==> flow/design.v <==
module control_unit (op, regdst, regwrite, branch, jump, memread, memtoreg, memwrite, aluop, aluscr);
	input[5:0] 	op;
  	output reg [1:0] regdst;
  	output reg regwrite;
	output reg branch;
	output reg jump;
	output reg memread;
  	output reg [1:0]memtoreg;
  	output reg memwrite;
	output reg [1:0] aluop;
	output reg aluscr;
	always @(*) begin
		branch 		<= 1'b0;
		jump 		<= 1'b0;
		memread 	<= 1'b0;
		memtoreg[1:0]	<= 2'b00;
		memwrite	<= 1'b0;
		aluop[1:0]	<= 2'b10;
		aluscr		<= 1'b0;
		regdst[1:0] <= 2'b01;
		regwrite	<= 1'b1;
		case(op)
			6'b10_0011: 
			begin  
				regdst[1:0]		<= 2'b00;
				memread     	<= 1'b1;
            aluop[1:0]		<= 2'b00;
				aluscr			<= 1'b1;
            memtoreg[1:0]	<= 2'b01;
			end
			6'b10_1011: 
			begin  
            aluop[1]	<= 1'b0;
				aluscr	<= 1'b1;
				memwrite <= 1'b1;
				regwrite	<= 1'b0;
			end
			6'b00_0100: 
			begin  
				branch		<= 1'b1;
				aluop[1:0]	<= 2'b01;
				regwrite		<= 1'b0;
			end
			6'b00_1000: 
			begin  
            regdst[1:0] <= 2'b00;
				aluop[1] 	<= 1'b0;
				aluscr   	<= 1'b1;
			end
			6'b00_0010: 
			begin  
			  jump		<= 1'b1;
			  regwrite	<= 1'b0;
			end
			6'b00_0011: 
			begin
			  jump 				<= 1'b1;
			  regdst[1:0]		<= 2'b10;
			  memtoreg[1:0]	<= 2'b10;
			end
			6'b00_0000: 
			begin  
			end
		endcase
	end
endmodule 
module aludec(func, aluop, alucontrol);
input   [5:0] func;
input   [1:0] aluop;
output reg [2:0] alucontrol;
always @(*)
begin
    case(aluop)
      2'b00: alucontrol <= 3'b010;   
      2'b01: alucontrol <= 3'b110;   
      default: case(func)           
          6'b100000: alucontrol <= 3'b010;  
          6'b100010: alucontrol <= 3'b110;  
          6'b100100: alucontrol <= 3'b000;  
          6'b100101: alucontrol <= 3'b001;  
          6'b101011: alucontrol <= 3'b111;  
          default:   alucontrol <= 3'b011;  
        endcase
    endcase
end
endmodule
module alu_mips(a, b, control, outalu, zero);
input [31:0] a, b;
input [2:0] control;
output reg [31:0] outalu;
output zero;
always@(*)
begin
	case(control)
		0 : outalu=a&b;
		1 : outalu= a|b;
		2 : outalu=a+b;
		6 : outalu=a-b;
		7 : outalu=a<b?1:0;
		12 : outalu=~(a|b);
		default : outalu=0;
	endcase
end
assign zero=outalu==0?1:0;
endmodule
module regmem(
	 clk,
    rst,
    rgr1,
    rgr2,
    write,
    rgw1,
    rgw1data,
    rg1data,
    rg2data
);
    input [4:0] rgr1;
    input [4:0] rgr2;
    input [4:0]     rgw1;
    input [31:0]  rgw1data;
    input clk;
    input rst;
    input write;
    output reg [31:0] rg1data;
    output reg [31:0] rg2data;
    reg [31:0] regMem [31:0];  
  always @(*)
  begin
    rg1data = regMem[rgr1];
    rg2data = regMem[rgr2];
  end
    integer i;
  always @(posedge clk)
    begin
        if(rst == 1'b1)
        begin 
            for( i = 0; i < 32; i = i + 1 )
                regMem[i] <= i;
        end
        else if(write == 1'b1 && rgw1 != 5'd0)  
            regMem[rgw1] <= rgw1data;
    end
endmodule
module sign_ex(in, out);
input [15:0] in;
output [31:0] out;
assign out = {{16{in[15]}}, in};
endmodule
module mux32_2to1 (out, in0, in1, sel);
	output reg  [31:0] out;
	input [31:0] in0;
	input [31:0] in1;
	input sel;
  	always @(*)
    begin
      if (sel == 0)
			out = in0;
      else
			out = in1;
    end
endmodule 
module mux32_3to1 (out, in0, in1, in2, sel);
  	output reg  [31:0] out;
	input [31:0] in0;
	input [31:0] in1;
	input [31:0] in2;
  	input [1:0] sel;
  	always @(*)
		 begin
			case (sel)
				2'b00: out = in0;
				2'b01: out = in1;
				2'b10: out = in2;
				default: out = in0;
			endcase
		 end
endmodule 
module mux5_3to1 (out, in0, in1, in2, sel);
	output reg  [4:0] out;
	input [4:0] in0;
	input [4:0] in1;
	input [4:0] in2;
  	input [1:0] sel;
  	always @(*)
	begin
		case (sel)
			2'b00: out = in0;
			2'b01: out = in1;
			2'b10: out = in2;
			default: out = in0;
		endcase
	end
endmodule 
module cpu (rst, clk, addr, instruction,
            dmem_addr, dmem_wdata, dmem_write, dmem_read, dmem_readdata);
  	  input rst,clk;
  	  output reg [31:0] addr;
	  input  [31:0] instruction;
	  output [31:0] dmem_addr;
	  output [31:0] dmem_wdata;
	  output dmem_write, dmem_read;
	  input  [31:0] dmem_readdata;
	  wire [1:0] cu_regdst;
	  wire cu_jump, cu_branch, cu_memread;
	  wire [1:0] cu_memtoreg;
	  wire [1:0] cu_aluop;
	  wire cu_memwrite, cu_aluscr, cu_regwrite;
	  wire [4:0] mux1_regwrite;
	  wire [31:0] memdata;
	  wire [31:0] reg_readdata1, reg_readdata2;
	  wire [31:0] signext_out;
	  wire [31:0] mux2_out;
	  wire [31:0] alu_out;
	  wire alu_zero;
	  wire [2:0] aluctrl_out;
	  wire [31:0] dmem_readdata;
	  wire bBranch;
     wire [31:0] j_addr;
     wire [31:0] next_pc;
    wire [31:0] pc;
	 always @(posedge clk)
		if (rst)
			addr <= 32'h00000000;
		else
			addr <= next_pc;
    parameter ra_addr = 5'b11111;
    assign pc = addr + 4;
    control_unit contrlu (instruction[31:26], cu_regdst, cu_regwrite, cu_branch, cu_jump, cu_memread, cu_memtoreg, cu_memwrite, cu_aluop, cu_aluscr);
    mux5_3to1 mux01 (mux1_regwrite, instruction[20:16], instruction[15:11], ra_addr, cu_regdst[1:0]);
    regmem rmem (.clk(clk), .rst(rst), .rgr1(instruction[25:21]), .rgr2(instruction[20:16]), .write(cu_regwrite),
                 .rgw1(mux1_regwrite), .rgw1data(memdata), .rg1data(reg_readdata1), .rg2data(reg_readdata2));
    aludec aluctrl (instruction[5:0], cu_aluop, aluctrl_out);
    sign_ex signext (instruction[15:0], signext_out[31:0]);
    mux32_2to1 mux02 (mux2_out, reg_readdata2, signext_out, cu_aluscr);
    alu_mips ALU (reg_readdata1, mux2_out, aluctrl_out, alu_out, alu_zero);
    assign dmem_addr  = alu_out;
    assign dmem_wdata = reg_readdata2;
    assign dmem_write = cu_memwrite;
    assign dmem_read  = cu_memread;
    mux32_3to1 memmux(memdata, alu_out, dmem_readdata, pc, cu_memtoreg);
    and AND1(bBranch, cu_branch, alu_zero );
    wire [31:0] branch_shiftl2_result;
    wire [31:0] b_addr;
    wire [31:0] mux04_result;
    assign branch_shiftl2_result = signext_out << 2;
    assign b_addr = pc + branch_shiftl2_result;
    assign j_addr = {pc[31:28], instruction[25:0], 2'b00};
    mux32_2to1 mux04 (mux04_result, pc, b_addr, bBranch);
    mux32_2to1 mux05 (next_pc, mux04_result, j_addr, cu_jump);
endmodule
Tool chain data of cpu
What the tools print for cpu, step after step.
Line numbers count from 1 in the design file above.
Library cell names are shortened.
{"block": "inputs", "top": "cpu", "clock_port": "clk", "lib": "sky130hd", "pvt_corner": "tt_025C_1v80"}

After elaboration
Yosys after proc, flatten, opt, wreduce and memory -nomap, before mapping. Memory bits, and registers merged into a memory's read port (data or address), are not among the register bits. Print and check cells are not counted. Equal cells are merged and count once.
Yosys's memory passes give these memory sizes; they may raise the number of words (mostly to a power of two), join words into wider ones and drop unused or constant bits.
{"block": "op_classes", "n_mux": 26, "n_reduce_logical": 11, "n_cmp": 1, "n_logic": 3, "add_sub_neg": 4, "n_eq": 20}
{"block": "op_table", "cell": "32-bit parallel mux with 5-bit select", "n": 1}
{"block": "op_table", "cell": "32-bit 2-to-1 mux", "n": 5}
{"block": "op_table", "cell": "32-bit adder", "n": 2}
{"block": "op_table", "cell": "32-bit parallel mux with 2-bit select", "n": 1}
{"block": "op_table", "cell": "6-bit == test with constant B", "n": 7}
{"block": "op_table", "cell": "32-bit by 3-bit adder with 32-bit output with constant B", "n": 1}
{"block": "op_table", "cell": "32-bit subtractor", "n": 1}
{"block": "op_table", "cell": "32-bit < comparator", "n": 1}
{"block": "op_table", "cell": "32-bit AND", "n": 1}
{"block": "op_table", "cell": "32-bit bitwise OR", "n": 1}
{"block": "op_table", "cell": "32-bit zero test", "n": 1}
{"block": "op_table", "cell": "3-bit parallel mux with 5-bit select", "n": 1}
{"block": "op_table", "cell": "6-bit by 2-bit == test with 1-bit output with constant B", "n": 2}
{"block": "op_table", "cell": "1-bit 2-to-1 mux", "n": 12}
{"block": "op_table", "cell": "5-bit parallel mux with 2-bit select", "n": 1}
{"block": "op_table", "cell": "5-bit 2-to-1 mux", "n": 2}
{"block": "op_table", "cell": "2-bit parallel mux with 2-bit select", "n": 2}
{"block": "op_table", "cell": "2-bit by 1-bit == test with 1-bit output with constant B", "n": 3}
{"block": "op_table", "cell": "2-bit OR reduction", "n": 3}
{"block": "op_table", "cell": "3-bit == test with constant B", "n": 2}
{"block": "op_table", "cell": "3-bit OR reduction", "n": 2}
{"block": "op_table", "cell": "6-bit by 3-bit == test with 1-bit output with constant B", "n": 1}
{"block": "op_table", "cell": "6-bit by 4-bit == test with 1-bit output with constant B", "n": 1}
{"block": "op_table", "cell": "3-bit parallel mux with 2-bit select", "n": 1}
{"block": "op_table", "cell": "5-bit nonzero test", "n": 1}
{"block": "op_table", "cell": "2-bit == test with constant B", "n": 2}
{"block": "op_table", "cell": "4-bit OR reduction", "n": 1}
{"block": "op_table", "cell": "3-bit by 1-bit == test with 1-bit output with constant B", "n": 1}
Not listed: further kinds 5, cells in them 5.
{"block": "word_totals", "ramBits": 1024, "out_inout_bits": 98, "n_memories": 1, "input_bits": 66, "ff_bits": 32}
{"block": "memory_table", "name": "rmem.regMem", "size": 32, "width": 32, "line": 126, "text": "reg [31:0] regMem [31:0];"}

Longest topological paths
Yosys ltp: most cells in a row. Word level: on the elaborated netlist, between registers, memories and ports. Mapped: between sequential cells and ports; inverters and the memories' decode and read muxes count.
{"block": "depth", "word_depth": 12, "abc_area": 0, "depth_mapped": 29, "ltp_nobuf": 22}

Mapped cells and area
Yosys stat after the flow's synthesis: flattened, memories mapped to cells. It holds for the ABC_AREA given above (unset counts as 0); a run with the other value may have another netlist.
{"block": "mapped", "buf_cells": 433, "yosys_area_um2": 61097.3, "stdcells": 4660, "seqArea_um2": 31350.1, "flip_flops": 1054}
{"block": "types", "cell_type": "edfxtp_1", "n": 1024, "type_area_um2": 3.07E+04}
{"block": "types", "cell_type": "mux4_2", "n": 620, "type_area_um2": 1.4E+04}
{"block": "types", "cell_type": "nor2_1", "n": 1056, "type_area_um2": 3.96E+03}
{"block": "types", "cell_type": "ha_1", "n": 131, "type_area_um2": 1.64E+03}
{"block": "types", "cell_type": "clkbuf_1", "n": 356, "type_area_um2": 1.34E+03}
{"block": "types", "cell_type": "nand2_1", "n": 261, "type_area_um2": 979.69}
{"block": "types", "cell_type": "mux2_2", "n": 54, "type_area_um2": 608.083}
{"block": "types", "cell_type": "dfxtp_1", "n": 30, "type_area_um2": 600.576}
{"block": "types", "cell_type": "o21ai_0", "n": 111, "type_area_um2": 555.533}
{"block": "types", "cell_type": "a21oi_1", "n": 110, "type_area_um2": 550.528}
{"block": "types", "cell_type": "mux2i_1", "n": 50, "type_area_um2": 500.48}
{"block": "types", "cell_type": "nand3_1", "n": 94, "type_area_um2": 470.451}
{"block": "types", "cell_type": "inv_1", "n": 113, "type_area_um2": 424.157}
{"block": "types", "cell_type": "xnor2_1", "n": 41, "type_area_um2": 359.094}
{"block": "types", "cell_type": "a221o_1", "n": 32, "type_area_um2": 320.307}
{"block": "types", "cell_type": "a21o_1", "n": 39, "type_area_um2": 292.781}
{"block": "types", "cell_type": "xor2_1", "n": 27, "type_area_um2": 236.477}
{"block": "types", "cell_type": "and3_1", "n": 37, "type_area_um2": 231.472}
Other cell types: 68; their cells: 474.
By module: a second synthesis without flattening, with its own total; a netlist apart from the flattened one above.
{"block": "hier_totals", "cells_unflattened": 6139, "area_unflattened_um2": 67328.3}
Rows give one instance, submodules left out.
{"block": "by_module", "module": "regmem", "n_cells": 4621, "mod_area_um2": 55884.8, "n_inst": 1}
{"block": "by_module", "module": "alu_mips", "n_cells": 797, "mod_area_um2": 5333.9, "n_inst": 1}
{"block": "by_module", "module": "cpu", "n_cells": 415, "mod_area_um2": 3226.8, "n_inst": 1}
{"block": "by_module", "module": "mux32_2to1", "n_cells": 36, "mod_area_um2": 544.3, "n_inst": 3}
{"block": "by_module", "module": "mux32_3to1", "n_cells": 113, "mod_area_um2": 636.9, "n_inst": 1}
{"block": "by_module", "module": "sign_ex", "n_cells": 32, "mod_area_um2": 240.2, "n_inst": 1}
{"block": "by_module", "module": "control_unit", "n_cells": 25, "mod_area_um2": 188.9, "n_inst": 1}
{"block": "by_module", "module": "mux5_3to1", "n_cells": 20, "mod_area_um2": 118.9, "n_inst": 1}
{"block": "by_module", "module": "aludec", "n_cells": 8, "mod_area_um2": 65.1, "n_inst": 1}

Worst setup path after synthesis
Path of least setup slack by OpenSTA after synthesis, without wires, with an ideal clock, recovery checks aside; 20% of the period is set as input and as output delay. Where synthesis merged equal registers, the netlist keeps one of their names.
{"block": "synth_path", "path_kind": "in2out", "from": "input port instruction[16]", "to": "output port dmem_addr[31]", "arrival_time_ps": 8004, "path_slack_ps": -4, "path_stages": 20, "input_delay_ps": 2000, "clock_period_ps": 10000, "path_delay_ps": 6004, "out_delay_ps": 2000, "period_less_setup_slack_ps": 10004}
"path_delay_ps" = arrival - input delay + setup time.
A path that ends at an output port has no setup time.
"path_stages" counts driving pins, that of a launching flip-flop among them; a cell with two outputs on the path counts twice.
"period_less_setup_slack_ps" = period - worst setup slack (recovery checks aside). The figure is calculated, with input and output delays left at 20% of the set period.
The rows between start and end are the longest chain of elaborated cells between them; the timing report does not say that the signal goes this way. Where chains are equally long, one stands for them.
Each line given opens the expression or statement behind the cell; cells for indexed reads and writes are added by Yosys, which also makes memories of some case tables.
The chain passes a memory read, where the word-level depth is cut; so it can be longer than that depth.
{"block": "synth_via", "path_cell_list": "buf_2 -> buf_4 -> buf_2 -> buf_1 -> buf_1 -> mux4_2 -> mux4_2 -> mux2_2 -> o21ai_0 -> ha_1 -> clkbuf_1 -> nor2_1 -> nor4b_1 -> nand3_1 -> a21oi_1 -> o41ai_1 -> o41ai_1 -> a221oi_1 -> o221a_1 -> o221ai_1", "elab_chain_cells": 4, "cone_cells": 7, "classes_between": "2 x add/sub; 2 x mux; 2 x logic; 1 x memory"}
{"block": "synth_rtl", "element": "start, declared", "line": 198, "text": "input [31:0] instruction;"}
{"block": "synth_rtl", "element": "memory read 32 x 32 bit", "line": 126, "text": "reg [31:0] regMem [31:0];"}
{"block": "synth_rtl", "element": "32-bit 2-to-1 mux", "line": 156, "text": "if (sel == 0)"}
{"block": "synth_rtl", "element": "32-bit subtractor", "line": 98, "text": "6 : outalu=a-b;"}
{"block": "synth_rtl", "element": "32-bit parallel mux with 5-bit select", "line": 94, "text": "case(control)"}
{"block": "synth_rtl", "element": "end, declared", "line": 199, "text": "output [31:0] dmem_addr;"}
Nets of the timed path that keep an RTL name, with a line that drives or declares them; the list need not be complete.
{"block": "synth_named_nets", "net": "dmem_wdata[15]", "line": 130, "text": "rg2data = regMem[rgr2];"}

Timing after layout
Path of least setup slack in the final report of record 1 (OpenROAD, finished layout, wires in). Where an end is a register, its clock arrival counts in the times.
The path's times are printed in steps of 10 ps; the period is the one set.
{"block": "layout_path", "path_kind": "in2out", "from": "input port instruction[16]", "to": "output port dmem_addr[28]", "input_delay_ps": 1980, "out_delay_ps": 1980, "clock_period_ps": 9900, "path_stages": 21, "arrival_time_ps": 7910, "path_slack_ps": 10}
The rows between start and end are the longest chain of elaborated cells between them; the timing report does not say that the signal goes this way. Where chains are equally long, one stands for them.
The chain passes a memory read, where the word-level depth is cut; so it can be longer than that depth.
{"block": "layout_via", "path_cell_list": "buf_12 -> buf_12 -> mux4_2 -> mux4_2 -> mux2_2 -> nand2b_1 -> o21ai_0 -> inv_1 -> ha_1 -> fa_1 -> a211o_1 -> a311oi_2 -> o31a_1 -> o32a_1 -> and2_1 -> and3_1 -> nor2_1 -> a211oi_2 -> o22ai_1 -> a211o_1 -> clkdlybuf4s50_1", "elab_chain_cells": 4, "cone_cells": 7, "classes_between": "2 x add/sub; 2 x mux; 2 x logic; 1 x memory"}
{"block": "layout_rtl", "element": "start, declared", "line": 198, "text": "input [31:0] instruction;"}
{"block": "layout_rtl", "element": "memory read 32 x 32 bit", "line": 126, "text": "reg [31:0] regMem [31:0];"}
{"block": "layout_rtl", "element": "32-bit 2-to-1 mux", "line": 156, "text": "if (sel == 0)"}
{"block": "layout_rtl", "element": "32-bit subtractor", "line": 98, "text": "6 : outalu=a-b;"}
{"block": "layout_rtl", "element": "32-bit parallel mux with 5-bit select", "line": 94, "text": "case(control)"}
{"block": "layout_rtl", "element": "end, declared", "line": 199, "text": "output [31:0] dmem_addr;"}

4 stored runs of cpu in the flow (synthesis by Yosys, layout by OpenROAD, sky130hd cells), in arbitrary order. Constraints: input delay and output delay 20% of the set period each, output load 0.01 pF.
"worst_setup_path_time_ps" means the part of the period allowed to the worst setup path (the constraints hold back 20% at inputs and 20% at outputs) less its slack; where the path has registers, the arrival times of their clocks count too.
"worst_setup_path_time_ps" is known to 10 ps.

{"run": "record 1", "settings": { "CORE_UTILIZATION": 40, "SETUP_SLACK_MARGIN": -0.3, "period_ns": 9.9, "CAP_MARGIN": 20, "CORE_MARGIN": 2, "SLEW_MARGIN": 20 }, "results": { "timing.setup.ws_ps": 13, "worst_setup_path_time_ps": 5930, "critical_path_kind": "in2out", "util_pct": 47.1, "dieArea_um2": 155887.0, "hold_worst_slack_ps": 668, "yosys_chip_area_um2": 61097.3, "finalCellArea_um2": 71427.3, "tns_setup_ps": 0 }}
{"run": "record 2", "settings": { "CAP_MARGIN": 10, "CELL_PAD_IN_SITES_DETAIL_PLACEMENT": 2, "CELL_PAD_IN_SITES_GLOBAL_PLACEMENT": 3, "CORE_UTILIZATION": 43, "CTS_CLUSTER_SIZE": 32, "GPL_ROUTABILITY_DRIVEN": 0, "MIN_ROUTING_LAYER": "met1", "SETUP_SLACK_MARGIN": 1.27, "TNS_END_PERCENT": 10, "period_ns": 13.2, "CORE_MARGIN": 2, "SLEW_MARGIN": 20 }, "results": { "timing.setup.ws_ps": 1311, "worst_setup_path_time_ps": 6610, "critical_path_kind": "in2out", "util_pct": 49.1, "dieArea_um2": 145119.0, "hold_worst_slack_ps": 781, "yosys_chip_area_um2": 61097.3, "finalCellArea_um2": 69305.2, "tns_setup_ps": 0 }}
{"run": "record 3", "settings": { "CAP_MARGIN": 10, "CELL_PAD_IN_SITES_DETAIL_PLACEMENT": 2, "CELL_PAD_IN_SITES_GLOBAL_PLACEMENT": 3, "CORE_ASPECT_RATIO": 1.7, "CORE_UTILIZATION": 43, "CTS_CLUSTER_DIAMETER": 270, "CTS_CLUSTER_SIZE": 32, "GPL_ROUTABILITY_DRIVEN": 1, "GPL_TIMING_DRIVEN": 0, "MIN_ROUTING_LAYER": "met1", "PLACE_DENSITY_LB_ADDON": 0.07, "SETUP_SLACK_MARGIN": 1.27, "SLEW_MARGIN": 30, "TNS_END_PERCENT": 10, "period_ns": 7.75, "CORE_MARGIN": 2 }, "results": { "timing.setup.ws_ps": -1177, "worst_setup_path_time_ps": 5830, "critical_path_kind": "in2out", "util_pct": 51.7, "dieArea_um2": 145224.0, "hold_worst_slack_ps": 819, "yosys_chip_area_um2": 61097.3, "finalCellArea_um2": 73056.3, "tns_setup_ps": -77309 }}
{"run": "record 4", "settings": { "CELL_PAD_IN_SITES_GLOBAL_PLACEMENT": 2, "CORE_MARGIN": 2, "CORE_UTILIZATION": 67, "CTS_CLUSTER_DIAMETER": 389, "GPL_ROUTABILITY_DRIVEN": 1, "MIN_ROUTING_LAYER": "met1", "PLACE_DENSITY_LB_ADDON": 0.28, "period_ns": 11.2, "CAP_MARGIN": 20, "SLEW_MARGIN": 20 }, "outcome": "unfinished; error FLW-0024 in placement"}
